==> flow/design.v <==
`default_nettype none
module organ_tone (
    input  logic        clk,
    input  logic        rst,
    input  logic [3:0]  SW,
    output logic        tone,
    output logic [15:0] lcd_freq
);
logic newclock;  
logic reset;  
logic [31:0]d;  
logic [31:0]desiredfreq;  
logic [23:0] LcdDisplay;  
logic [31:0] ScopeInfoB;  
getdesiredfreq getfreq (.clk(clk), .SW(SW[3:1]),.desiredfreq(desiredfreq),
.LcdDisplay(LcdDisplay),.LcdinfoDisplay(lcd_freq),.ScopeInfoB(ScopeInfoB));
counter counter1(.clk(clk), .reset(reset | rst), .Q(d));
clockdiv clockdiv1(.d(d),.desiredfreq(desiredfreq),.clk(clk),.rst(rst),.reset(reset),.newclock(newclock));
mux2 mux (.a(newclock), .b(1'b0),.sel(SW[0]),.out(tone));
endmodule
module counter(input logic clk, input logic reset, output logic [31:0] Q);
always_ff @ (posedge (clk))
begin 
	if (reset)
		begin
		Q<=32'b1;
		end
	else
		Q<=Q+32'b1;
end
endmodule
module clockdiv (input logic [31:0] d,input logic [31:0] desiredfreq,input logic clk, input logic rst, output logic reset, output logic newclock);
always_ff @ (posedge (clk))
begin
	if (rst)
		begin
		newclock<=1'b0;
		reset<=1'b0;
		end
	else if (d==((32'd25000000/(desiredfreq))-32'd1))
		begin
		newclock<=1'b1;
		end
	else if (d>=((32'd50000000/(desiredfreq))-32'b1))
		begin
		newclock<=1'b0;
		reset<=1'b1;
		end
	else
		begin
		newclock<= newclock;
		reset<=1'b0;
		end
end
endmodule
module getdesiredfreq (
input logic clk, 
input logic [2:0] SW,
output logic [31:0] desiredfreq, 
output logic [23:0] LcdDisplay,
output logic [15:0] LcdinfoDisplay,
output logic [31:0] ScopeInfoB);
parameter character_0 =8'h30;
parameter character_1 =8'h31;
parameter character_2 =8'h32;
parameter character_3 =8'h33;
parameter character_4 =8'h34;
parameter character_5 =8'h35;
parameter character_6 =8'h36;
parameter character_7 =8'h37;
parameter character_8 =8'h38;
parameter character_9 =8'h39;
parameter character_A =8'h41;
parameter character_B =8'h42;
parameter character_C =8'h43;
parameter character_D =8'h44;
parameter character_E =8'h45;
parameter character_F =8'h46;
parameter character_G =8'h47;
parameter character_H =8'h48;
parameter character_I =8'h49;
parameter character_J =8'h4A;
parameter character_K =8'h4B;
parameter character_L =8'h4C;
parameter character_M =8'h4D;
parameter character_N =8'h4E;
parameter character_O =8'h4F;
parameter character_P =8'h50;
parameter character_Q =8'h51;
parameter character_R =8'h52;
parameter character_S =8'h53;
parameter character_T =8'h54;
parameter character_U =8'h55;
parameter character_V =8'h56;
parameter character_W =8'h57;
parameter character_X =8'h58;
parameter character_Y =8'h59;
parameter character_Z =8'h5A;
parameter character_lowercase_a= 8'h61;
parameter character_lowercase_b= 8'h62;
parameter character_lowercase_c= 8'h63;
parameter character_lowercase_d= 8'h64;
parameter character_lowercase_e= 8'h65;
parameter character_lowercase_f= 8'h66;
parameter character_lowercase_g= 8'h67;
parameter character_lowercase_h= 8'h68;
parameter character_lowercase_i= 8'h69;
parameter character_lowercase_j= 8'h6A;
parameter character_lowercase_k= 8'h6B;
parameter character_lowercase_l= 8'h6C;
parameter character_lowercase_m= 8'h6D;
parameter character_lowercase_n= 8'h6E;
parameter character_lowercase_o= 8'h6F;
parameter character_lowercase_p= 8'h70;
parameter character_lowercase_q= 8'h71;
parameter character_lowercase_r= 8'h72;
parameter character_lowercase_s= 8'h73;
parameter character_lowercase_t= 8'h74;
parameter character_lowercase_u= 8'h75;
parameter character_lowercase_v= 8'h76;
parameter character_lowercase_w= 8'h77;
parameter character_lowercase_x= 8'h78;
parameter character_lowercase_y= 8'h79;
parameter character_lowercase_z= 8'h7A;
parameter character_colon = 8'h3A;           
parameter character_stop = 8'h2E;            
parameter character_semi_colon = 8'h3B;    
parameter character_minus = 8'h2D;          
parameter character_divide = 8'h2F;          
parameter character_plus = 8'h2B;           
parameter character_comma = 8'h2C;           
parameter character_less_than = 8'h3C;     
parameter character_greater_than = 8'h3E;  
parameter character_equals = 8'h3D;          
parameter character_question = 8'h3F;       
parameter character_dollar = 8'h24;          
parameter character_space=8'h20;            
parameter character_exclaim=8'h21;           
always_comb
	case(SW[2:0])
	3'b000: 
		begin
		desiredfreq=32'd523; 
		LcdDisplay={character_D,character_O,character_space}; 
		LcdinfoDisplay=16'h0523;
		ScopeInfoB={character_S,character_0,character_0,character_0};
		end
	3'b001: 
		begin 
		desiredfreq=32'd587; 
		LcdDisplay={character_R,character_E,character_space}; 
		LcdinfoDisplay=16'h0587;
		ScopeInfoB={character_S,character_0,character_0,character_1};
		end
	3'b010: 
		begin 
		desiredfreq=32'd659; 
		LcdDisplay={character_M, character_E,character_space}; 
		LcdinfoDisplay=16'h0659;
		ScopeInfoB={character_S,character_0,character_1,character_0};
		end
	3'b011: 
		begin 
		desiredfreq=32'd698; 
		LcdDisplay={character_F, character_A,character_space}; 
		LcdinfoDisplay=16'h0698;
		ScopeInfoB={character_S,character_0,character_1,character_1};
		end
	3'b100: 
		begin 
		desiredfreq=32'd783; 
		LcdDisplay={character_S, character_O,character_space}; 
		LcdinfoDisplay=16'h0783;
		ScopeInfoB={character_S,character_1,character_0,character_0};
		end
	3'b101: 
		begin 
		desiredfreq=32'd880; 
		LcdDisplay={character_L, character_A,character_space}; 
		LcdinfoDisplay=16'h0880;
		ScopeInfoB={character_S,character_1,character_0,character_1};
		end
	3'b110: 
		begin 
		desiredfreq=32'd987; 
		LcdDisplay={character_T, character_I,character_space};
		LcdinfoDisplay=16'h0987;
		ScopeInfoB={character_S,character_1,character_1,character_0};
		end
	3'b111: 
		begin 
		desiredfreq=32'd1046; 
		LcdDisplay={character_D, character_O, character_2};
		LcdinfoDisplay=16'h1046;
		ScopeInfoB={character_S,character_1,character_1,character_1};
		end
	default:
		begin 
		desiredfreq=32'd1000; 
		LcdDisplay={character_N, character_O,character_space};		
		LcdinfoDisplay=16'h1000;
		ScopeInfoB={character_S,character_lowercase_z,character_lowercase_z,character_lowercase_z};
		end 
	endcase
endmodule
module mux2 (input logic a, input logic b, input logic sel, output logic out);
assign out=sel?a:b;
endmodule
# == Reports on organ_tone ==
# What the tools print for organ_tone, step after step.
# Lines are those of the file above, counted from 1.
# Cell names lack the library's common part.
# Not given: n/a
# inputs
design,organ_tone
clock,clk
cell_library,sky130hd
corner,tt_025C_1v80

# == Word-level counts ==
# Source: Yosys, flattened and elaborated, memories not mapped. Widths are those after wreduce. Registers that Yosys merges into a memory's read port (data or address) are not register bits. Print and check cells do not count. Equal cells are merged and count once.
# Yosys's memory passes give these memory sizes; they may raise the number of words (mostly to a power of two), join words into wider ones and drop unused or constant bits.
# bits
input_bits,6
memories,1
word_cells,17
reg_bits,34
out_inout_bits,17
latch_bits,0
mem_bits_rw,0
rom_bits,296
clocked_rd_ports_x_width,0
# mem_list
name,size,word_bits,rd,wr,line_no,rtl
(name not given),8,37,1,0,140,case(SW[2:0])
# op_classes
mul,0
muxes,4
addsub,3
logic,1
n_shift,0
eq_ne,1
div_mod_pow,2
n_reduce_logical,1
n_cmp,1
# ops
cell,count
26-bit by 32-bit divider with 32-bit output (first input constant),1
25-bit by 32-bit divider with 32-bit output (first input constant),1
32-bit by 1-bit subtractor with 32-bit output (second input constant),2
32-bit by 1-bit adder with 32-bit output (second input constant),1
32-bit >= comparator,1
32-bit == test,1
1-bit two-way mux,4
2-bit nonzero test,1
1-bit bitwise OR,1

# == Longest topological paths ==
# Yosys ltp: most cells in a row. Word level: on the elaborated netlist, between registers, memories and ports. Mapped: between sequential cells and ports; inverters and the memories' decode and read muxes count.
# logic_depth
ltp_word,5
ABC_AREA,0
depth_mapped,389
mapped_depth_nobuf,353

# == Synthesis result ==
# Yosys stat after the flow's synthesis: flattened, memories mapped to cells. It holds for the ABC_AREA given above (unset counts as 0); a run with the other value may have another netlist.
# The area totals of this step are shown rounded.
# by_type
cell_type,count,type_area_um2
ha_1,467,5.84E+03
xnor2_1,372,3.26E+03
a21oi_1,568,2.84E+03
nor2_1,719,2.7E+03
nand2_1,634,2.38E+03
o21ai_0,425,2127.04
xor2_1,180,1.58E+03
o21a_1,171,1.28E+03
mux2_2,112,1261.21
a21o_1,163,1.22E+03
nor3_1,242,1.21E+03
nand3_1,225,1126.08
mux2i_1,103,1.03E+03
a211oi_1,118,885.85
nand4_1,125,782
o211ai_1,93,698.17
nand2b_1,109,681.904
dfxtp_1,34,680.653
# Not listed: further types 183, cells in them 2439.
# mapped
seq_area_um2,680
mapped_cells,7299
flip_flops,34
synth_area_um2,51000
buf_cells,293
# The figures by module come from a second, unflattened synthesis with its own total; it is not the netlist above.
# unflattened
hier_cells,9815
hier_area_um2,66000
# Each row is one instance without its submodules.
# by_module
module,cells,mod_area_um2,n_inst,seq_area_um2
clockdiv,9517,64000,1,40
counter,168,1500,1,640
getdesiredfreq,127,900,1,0.0
mux2,1,15,1,0.0
organ_tone,2,10,1,0.0

# == Path before layout ==
# Path of least setup slack by OpenSTA after synthesis, without wires, with an ideal clock, recovery checks aside; 20% of the period is set as input and as output delay. Where synthesis merged equal registers, the netlist keeps one of their names.
# synth_timing
kind,in2reg
from,input SW[3]
to,register clockdiv1.newclock
clock_period_ns,100.0
stages,345
t_first_pin_ns,20.000
input_delay_ns,20.000
path_buffers,47
setup_ns,0.117
t_arrival_ns,88.132
path_delay_ns,68.249
setup_slack_ns,11.751
required_time_ns,99.883
synth_period_reached_ns,88.249
# "path_delay_ns" is the arrival time less input delay plus setup time.
# "stages": output pins that drive a net of the path, with the launching flip-flop's if there is one; two outputs of one cell count as two.
# "synth_period_reached_ns" is the clock period less the worst setup slack; recovery checks do not enter. This is arithmetic on one report: input and output delays are still those of the set period (20% each).
# Between the ends stands the longest chain of elaborated cells between them, by number of cells; it is not shown to be the way that was timed. Of several equally long chains one is given.
# Each line given opens the expression or statement behind the cell; cells for indexed reads and writes are added by Yosys, which also makes memories of some case tables.
# A memory read counts as a cell of the chain, while the word-level depth stops at memories.
# At most two assigning lines are given for a register; there are more.
# synth_via
path_cell_list,buf_6 -> buf_12 -> buf_12 -> clkbuf_4 -> buf_2 -> buf_1 -> buf_1 -> nand2b_1 -> ha_1 -> inv_1 -> o21ba_2 -> nor3_1 -> ha_1 -> o21a_1 -> o2bb2ai_1 -> nor3_1 -> or2_2 -> ha_1 -> (+309 left out) -> a21o_1 -> a21oi_1 -> o2111ai_1 -> nor2_1 -> o31ai_1 -> a2111oi_1 -> nand4_1 -> inv_1 -> ha_1 -> nand2_1 -> or3_1 -> clkbuf_1 -> o21ai_0 -> a21oi_1 -> o311ai_0 -> a21oi_1 -> a22oi_1 -> nor2_1
elab_chain_cells,6
cells_between,10
lines_between,3
classes_between,add/sub (2); div (2); compare (1); eq/ne (1); mux (2); reduce/logical (1); memory (1)
# synth_lines
item,line_no,rtl
from (decl),5,"input  logic [3:0]  SW,"
memory read 8 x 37 bit,140,case(SW[2:0])
26-bit by 32-bit divider with 32-bit output,44,else if (d>=((32'd50000000/(desiredfreq))-32'b1))
32-bit by 1-bit subtractor with 32-bit output,44,
32-bit >= comparator,44,
1-bit two-way mux,44,
1-bit two-way mux,40,else if (d==((32'd25000000/(desiredfreq))-32'd1))
to (assign),42,newclock<=1'b1;
to (assign),51,newclock<= newclock;
to (decl),32,"module clockdiv (input logic [31:0] d,input logic [31:0] desiredfreq,input logic clk, input logic rst, output ..."

# == Path in the finished layout ==
# Path of least setup slack in the final report of entry A (OpenROAD, finished layout, wires in). Where an end is a register, its clock arrival counts in the times.
# layout_timing
kind,in2reg
from,input SW[2]
to,register clockdiv1.reset
setup_ns,0.13
clock_period_ns,100.0
t_arrival_ns,95.46
stages,334
path_buffers,7
t_first_pin_ns,20.00
input_delay_ns,20.00
required_time_ns,100.17
setup_slack_ns,4.70
# Between the ends stands the longest chain of elaborated cells between them, by number of cells; it is not shown to be the way that was timed. Of several equally long chains one is given.
# A memory read counts as a cell of the chain, while the word-level depth stops at memories.
# At most two assigning lines are given for a register; there are more.
# layout_via
path_cell_list,clkdlybuf4s50_1 -> buf_4 -> clkinvlp_4 -> ha_2 -> nand2b_4 -> ha_1 -> inv_1 -> o21ba_2 -> nor3_1 -> ha_1 -> o21a_1 -> o2bb2ai_1 -> nor3_1 -> or2_2 -> ha_1 -> o21ai_0 -> o31ai_4 -> nor4_1 -> (+298 left out) -> o21ai_0 -> nand2b_1 -> a21oi_1 -> nor2b_1 -> o21ai_0 -> nand2b_1 -> a21oi_1 -> nor2b_1 -> o21ai_0 -> nand2b_1 -> a21oi_1 -> nor2b_1 -> o21ai_0 -> nand2b_1 -> a21oi_1 -> o21ai_0 -> a31oi_1 -> a311oi_1
elab_chain_cells,5
cells_between,8
lines_between,3
classes_between,add/sub (2); div (2); compare (1); eq/ne (1); mux (1); memory (1)
# layout_lines
item,line_no,rtl
from (decl),5,"input  logic [3:0]  SW,"
memory read 8 x 37 bit,140,case(SW[2:0])
26-bit by 32-bit divider with 32-bit output,44,else if (d>=((32'd50000000/(desiredfreq))-32'b1))
32-bit by 1-bit subtractor with 32-bit output,44,
32-bit >= comparator,44,
1-bit two-way mux,44,
to (assign),38,reset<=1'b0;
to (assign),47,reset<=1'b1;
to (decl),32,"module clockdiv (input logic [31:0] d,input logic [31:0] desiredfreq,input logic clk, input logic rst, output ..."

Wiki page: organ_tone / flow data

Record of 4 stored runs of the RTL-to-layout flow on organ_tone, platform sky130hd. The runs are unordered. Constraints: input delay and output delay 20% of the set period each, output load 0.01 pF.
Results are given in rounded form.

Entry A, flow files:
==> flow/run.sh <==
#!/bin/bash
# the make line also repeats the synthesis and layout settings of config.mk as NAME=value (left out here)
make -C /OpenROAD-flow-scripts/flow DESIGN_CONFIG=/design/flow/config.mk WORK_HOME=/design/flow/orfs CLKGATE_MAP_FILE= finish
==> flow/config.mk <==
export PLATFORM = sky130hd
export DESIGN_NAME = organ_tone
export DESIGN_NICKNAME = organ_tone
export VERILOG_FILES = /design/flow/design.v
export SDC_FILE = /design/flow/constraint.sdc
export NUM_CORES = 4
export LEC_CHECK = 0
export CAP_MARGIN = 20
export CORE_MARGIN = 2
export CORE_UTILIZATION = 26
export CTS_CLUSTER_SIZE = 36
export GPL_TIMING_DRIVEN = 1
export SLEW_MARGIN = 20
==> flow/constraint.sdc <==
create_clock -name core_clock -period 100.0 [get_ports {clk}]
set_input_delay 20.0000 -clock core_clock [delete_from_list [all_inputs] [get_ports {clk}]]
set_output_delay 20.0000 -clock core_clock [all_outputs]
set_load 0.01 [all_outputs]

==> results of entry A, as CSV <==
result,value
fin_ws_ns,4.7
design.die.area_um2,200000
synth_area_um2,51000
finish.utilization_frac,0.28

Entry B, flow files:
==> flow/run.sh <==
#!/bin/bash
# the make line also repeats the synthesis and layout settings of config.mk as NAME=value (left out here)
make -C /OpenROAD-flow-scripts/flow DESIGN_CONFIG=/design/flow/config.mk WORK_HOME=/design/flow/orfs CLKGATE_MAP_FILE= finish
==> flow/config.mk <==
export PLATFORM = sky130hd
export DESIGN_NAME = organ_tone
export DESIGN_NICKNAME = organ_tone
export VERILOG_FILES = /design/flow/design.v
export SDC_FILE = /design/flow/constraint.sdc
export NUM_CORES = 4
export LEC_CHECK = 0
export CAP_MARGIN = 20
export CORE_MARGIN = 2
export CORE_UTILIZATION = 26
export CTS_CLUSTER_SIZE = 36
export GPL_TIMING_DRIVEN = 1
export SLEW_MARGIN = 20
export TNS_END_PERCENT = 35
==> flow/constraint.sdc <==
create_clock -name core_clock -period 100.0 [get_ports {clk}]
set_input_delay 20.0000 -clock core_clock [delete_from_list [all_inputs] [get_ports {clk}]]
set_output_delay 20.0000 -clock core_clock [all_outputs]
set_load 0.01 [all_outputs]

==> results of entry B, as CSV <==
result,value
fin_ws_ns,4.7
design.die.area_um2,200000
synth_area_um2,51000
finish.utilization_frac,0.28

Entry C, flow files:
==> flow/run.sh <==
#!/bin/bash
# the make line also repeats the synthesis and layout settings of config.mk as NAME=value (left out here)
make -C /OpenROAD-flow-scripts/flow DESIGN_CONFIG=/design/flow/config.mk WORK_HOME=/design/flow/orfs CLKGATE_MAP_FILE= finish
==> flow/config.mk <==
export PLATFORM = sky130hd
export DESIGN_NAME = organ_tone
export DESIGN_NICKNAME = organ_tone
export VERILOG_FILES = /design/flow/design.v
export SDC_FILE = /design/flow/constraint.sdc
export NUM_CORES = 4
export LEC_CHECK = 0
export CAP_MARGIN = 20
export CORE_MARGIN = 3
export CORE_UTILIZATION = 26
export CTS_CLUSTER_SIZE = 54
export GPL_TIMING_DRIVEN = 1
export HOLD_SLACK_MARGIN = 0.28
export PLACE_DENSITY_LB_ADDON = 0.01
export SLEW_MARGIN = 20
export TNS_END_PERCENT = 55
==> flow/constraint.sdc <==
create_clock -name core_clock -period 100.0 [get_ports {clk}]
set_input_delay 20.0000 -clock core_clock [delete_from_list [all_inputs] [get_ports {clk}]]
set_output_delay 20.0000 -clock core_clock [all_outputs]
set_load 0.01 [all_outputs]

==> results of entry C, as CSV <==
result,value
fin_ws_ns,5.5
design.die.area_um2,200000
synth_area_um2,51000
finish.utilization_frac,0.28

Entry D, flow files:
==> flow/run.sh <==
#!/bin/bash
# the make line also repeats the synthesis and layout settings of config.mk as NAME=value (left out here)
make -C /OpenROAD-flow-scripts/flow DESIGN_CONFIG=/design/flow/config.mk WORK_HOME=/design/flow/orfs CLKGATE_MAP_FILE= finish
==> flow/config.mk <==
export PLATFORM = sky130hd
export DESIGN_NAME = organ_tone
export DESIGN_NICKNAME = organ_tone
export VERILOG_FILES = /design/flow/design.v
export SDC_FILE = /design/flow/constraint.sdc
export NUM_CORES = 4
export LEC_CHECK = 0
export ABC_AREA = 0
export CAP_MARGIN = 20
export CORE_MARGIN = 9
export CORE_UTILIZATION = 48
export GPL_ROUTABILITY_DRIVEN = 1
export MIN_ROUTING_LAYER = met2
export PLACE_DENSITY_LB_ADDON = 0.05
export SLEW_MARGIN = 20
==> flow/constraint.sdc <==
create_clock -name core_clock -period 68.7 [get_ports {clk}]
set_input_delay 13.7400 -clock core_clock [delete_from_list [all_inputs] [get_ports {clk}]]
set_output_delay 13.7400 -clock core_clock [all_outputs]
set_load 0.01 [all_outputs]

Entry D: stopped before the end: routing reported GRT-0116
